==> flow/design.v <==
module clk_ctrl
(
	input				wire				clk_i					,
	input				wire				rstn_i				,	
	input				wire	[15:0]	freq						,
	output			reg				dds1_o					,
	output			reg				dds_o						
);
reg	[31:0]	cnt;
wire	[63:0]	add;
assign add =freq*32'd4294967295/16'd30000;
always@(posedge clk_i or negedge rstn_i)
	if(rstn_i ==1'b0)
		cnt <=32'd0;
	else
		cnt <=cnt +add; 
always@(posedge clk_i or negedge rstn_i)
	if(rstn_i ==1'b0)
		dds_o <=1'b0;
	else if(cnt >=32'd2147483648)
		dds_o <=1'b1;
	else
		dds_o <=1'b0;		
reg	[31:0]	cnt1;
wire	[63:0]	add1;
assign add1 =(freq/8'd36)*32'd4294967295/16'd3000;
always@(posedge clk_i or negedge rstn_i)
	if(rstn_i ==1'b0)
		cnt1 <=32'd0;
	else
		cnt1 <=cnt1 +add1; 
always@(posedge clk_i or negedge rstn_i)
	if(rstn_i ==1'b0)
		dds1_o <=1'b0;
	else if(cnt1 >=32'd2147483648)
		dds1_o <=1'b1;
	else
		dds1_o <=1'b0;		
endmodule
# Tool chain data of clk_ctrl
# What the tools print for clk_ctrl, step after step.
# Line numbers count from 1 in the design file above.
# Cell names lack the library's common part.
# A cell with -- has no value.
# inputs
design	clk_ctrl
clk_port	clk_i
library	sky130hd
corner	tt_025C_1v80

# After elaboration
# Yosys after proc, flatten, opt, wreduce and memory -nomap, before mapping. Enables and synchronous resets that opt folds into registers are not counted as muxes. Memory bits, and registers merged into a memory's read port (data or address), are not among the register bits. Print and check cells are not counted. Equal cells are merged and count once.
# bits
ff_bits	66
input_bits	18
out_inout_bits	2
elab_cells	15
# op_classes
addsub	2
n_mul	2
n_div	3
compare	2
n_mux	2
# op_table
cell	n
multiplier 64 x 32 -> 64 bit with constant B	1
divider 64 x 15 -> 64 bit with constant B	1
multiplier 16 x 32 -> 48 bit with constant B	1
divider 64 x 12 -> 64 bit with constant B	1
divider 16 x 6 -> 64 bit with constant B	1
adder 32 bit	2
>= comparator 32 bit with constant B	2
two-way mux 1 bit	2

# Longest topological paths
# Longest topological path by Yosys (ltp), each cell counted once; first at word level (registers and memories cut), then after technology mapping (sequential cells cut; the memories' decode and read muxes count).
# depth
word_depth	4
abc_area	0
mapped_depth	275
ltp_nobuf	250

# Mapped cells and area
# The flow's flattened synthesis, as Yosys stat reports it; memories are mapped. The netlist is that of the ABC_AREA named above (0 if unset); the other value can give another one.
# Totals and module areas in this step are rounded.
# mapped
cells	7093
mapped_area_um2	56000
seqArea_um2	1700
ffs	66
n_buf	246
# by_type
type	n	area_total_um2
fa_1	260	5.2E+03
ha_1	395	4942.24
xnor2_1	390	3.42E+03
a21oi_1	513	2.57E+03
inv_1	539	2023.19
nand2_1	525	1970.64
nor2_1	516	1.94E+03
o21ai_0	346	1.73E+03
dfrtp_1	66	1.65E+03
xor2_1	150	1313.76
mux2i_1	104	1.04E+03
nor3_1	203	1.02E+03
nand3_1	202	1010.97
buf_6	82	923.386
clkbuf_8	59	812.029
o21bai_1	98	735.706
o211ai_1	92	690.662
a31oi_1	97	606.832
# Other cell types: 205; their cells: 2456.

# Worst setup path after synthesis
# Path of least setup slack by OpenSTA after synthesis, without wires, with an ideal clock, recovery checks aside; 20% of the period is set as input and as output delay. Where synthesis merged equal registers, the netlist keeps one of their names.
# synth_timing
path_kind	input-to-reg
startpoint	input port freq[4]
endpoint	register cnt1[30]
clock_period_ns	70.0
input_delay_ns	14.000
setup_ns	0.123
t_first_pin_ns	14.000
arrival_ns	69.119
required_time_ns	69.877
slack_ns	0.759
path_delay_ns	55.242
stages	253
path_buffers	11
period_less_setup_slack_ns	69.241
# "path_delay_ns" = arrival - input delay + setup time.
# "stages": output pins that drive a net of the path, with the launching flip-flop's if there is one; two outputs of one cell count as two.
# "period_less_setup_slack_ns" = period - worst setup slack (recovery checks aside). The figure is calculated, with input and output delays left at 20% of the set period.
# Between the ends stands the longest chain of elaborated cells between them, by number of cells; it is not shown to be the way that was timed. Of several equally long chains one is given.
# Each line given opens the expression or statement behind the cell; cells for indexed reads and writes are added by Yosys, which also makes memories of some case tables.
# synth_via
cell_sequence	inv_1 ha_1 nand2b_1 o31ai_1 nand2_1 nand2_1 nand2_1 nand2_1 nand2_1 a21oi_1 a21oi_1 xnor2_1 a21o_1 a21oi_1 o21ai_0 nand2_1 a21oi_1 o22ai_1 [... 217 more ...] o21bai_1 a21oi_1 o21bai_1 a21oi_1 o21bai_1 a21oi_1 o21bai_1 a21oi_1 o21bai_1 a21oi_1 o21bai_1 a21oi_1 o21bai_1 a21oi_1 o21bai_1 a21o_1 a21oi_1 xnor2_1
elab_chain_len	4
cone_cells	4
cone_lines	2
cone_classes	add/sub: 1; mul: 1; div: 2
# synth_lines
element	line_no	text
start, declared	5	input wire [15:0] freq ,
divider 16 x 6 -> 64 bit	26	assign add1 =(freq/8'd36)*32'd4294967295/16'd3000;
multiplier 64 x 32 -> 64 bit	26
divider 64 x 12 -> 64 bit	26
adder 32 bit	31	cnt1 <=cnt1 +add1;
end, assigned	29	cnt1 <=32'd0;
end, assigned	31
end, declared	24	reg [31:0] cnt1;

# Worst path after layout
# Path of least setup slack in the final report of entry A (OpenROAD, finished layout, wires in). Where an end is a register, its clock arrival counts in the times.
# layout_timing
path_kind	input-to-reg
startpoint	input port freq[5]
endpoint	register cnt1[30]
clock_period_ns	115.0
input_delay_ns	23.00
setup_ns	0.11
t_first_pin_ns	23.00
arrival_ns	89.54
required_time_ns	115.29
slack_ns	25.74
stages	245
path_buffers	3
# Between the ends stands the longest chain of elaborated cells between them, by number of cells; it is not shown to be the way that was timed. Of several equally long chains one is given.
# layout_via
cell_sequence	clkdlybuf4s50_1 inv_1 ha_1 nand2b_1 o31ai_1 nand2_1 nand2_1 nand2_1 nand2_1 nand2_1 a21oi_1 a21oi_1 xnor2_1 a21o_1 a21oi_1 o21ai_0 nand2_1 a21oi_1 [... 209 more ...] o21bai_1 a21oi_1 o21bai_1 a21oi_1 o21bai_1 a21oi_1 o21bai_1 a21oi_1 o21bai_1 a21oi_1 o21bai_1 a21oi_1 o21bai_1 a21oi_1 o21bai_1 a21o_1 a21oi_1 xnor2_1
elab_chain_len	4
cone_cells	4
cone_lines	2
cone_classes	add/sub: 1; mul: 1; div: 2
# layout_lines
element	line_no	text
start, declared	5	input wire [15:0] freq ,
divider 16 x 6 -> 64 bit	26	assign add1 =(freq/8'd36)*32'd4294967295/16'd3000;
multiplier 64 x 32 -> 64 bit	26
divider 64 x 12 -> 64 bit	26
adder 32 bit	31	cnt1 <=cnt1 +add1;
end, assigned	29	cnt1 <=32'd0;
end, assigned	31
end, declared	24	reg [31:0] cnt1;

# Flow measurements of clk_ctrl on sky130hd: 5 stored runs with different settings, listed in no order. Input and output delays are each 20% of the period that was set; the output load is 0.01 pF.
# "clock_period_reached_ns" means the clock period less the worst setup slack. The figure is calculated, with input and output delays left at 20% of the set period.
# "worst_path_ns" means the part of the period allowed to the worst setup path (the constraints hold back 20% at inputs and 20% at outputs) less its slack; where the path has registers, the arrival times of their clocks count too.
# The measured numbers are rounded.
# Among the settings, - means not set for that run.
# A result given as - is not shown for that run.
run	CELL_PAD_IN_SITES_DETAIL_PLACEMENT	CORE_ASPECT_RATIO	CORE_UTILIZATION	CTS_CLUSTER_DIAMETER	GPL_ROUTABILITY_DRIVEN	MAX_ROUTING_LAYER	SETUP_SLACK_MARGIN	TNS_END_PERCENT	period_ns	CAP_MARGIN	CORE_MARGIN	SLEW_MARGIN	ABC_AREA	CTS_CLUSTER_SIZE	GPL_TIMING_DRIVEN	HOLD_SLACK_MARGIN	MIN_ROUTING_LAYER	PLACE_DENSITY_LB_ADDON	hold_worst_slack_ns	die_area_um2	final_cell_area_um2	worstSetupSlack_ns	utilization_frac	tns_setup_ns	worst_path_ns	worst_path_kind	clock_period_reached_ns	synth_chip_area_um2
entry A	0	0.93	24	341	1	met4	5.0	55	115.0	20	2	20	-	-	-	-	-	-	0.41	240000	58000	26	0.25	0.000	66.26	input-to-reg	89.255	56000
entry B	1	-	33	-	0	met5	-	70	122.0	15	2	40	0	38	0	0.21	met1	0.02	0.48	170000	59000	29	0.35	0.000	68.97	input-to-reg	93.368	56000
entry C	-	-	40	-	-	-	-	-	70.0	20	2	20	-	-	-	-	-	-	0.40	140000	61000	2.4	0.44	0.000	53.60	input-to-reg	67.600	56000
entry D	1	0.93	29	187	0	met5	5.0	55	45.4	30	2	20	1	-	-	0.12	met2	-	-	-	-	-	-	-	-	-	-	-
entry E	0	0.93	58	341	0	met4	5.0	55	115.0	10	2	20	1	-	-	0.12	-	-	0.41	91000	53000	37	0.6	0.000	55.05	input-to-reg	78.052	51000
# Entry D: unfinished; error GRT-0116 in routing
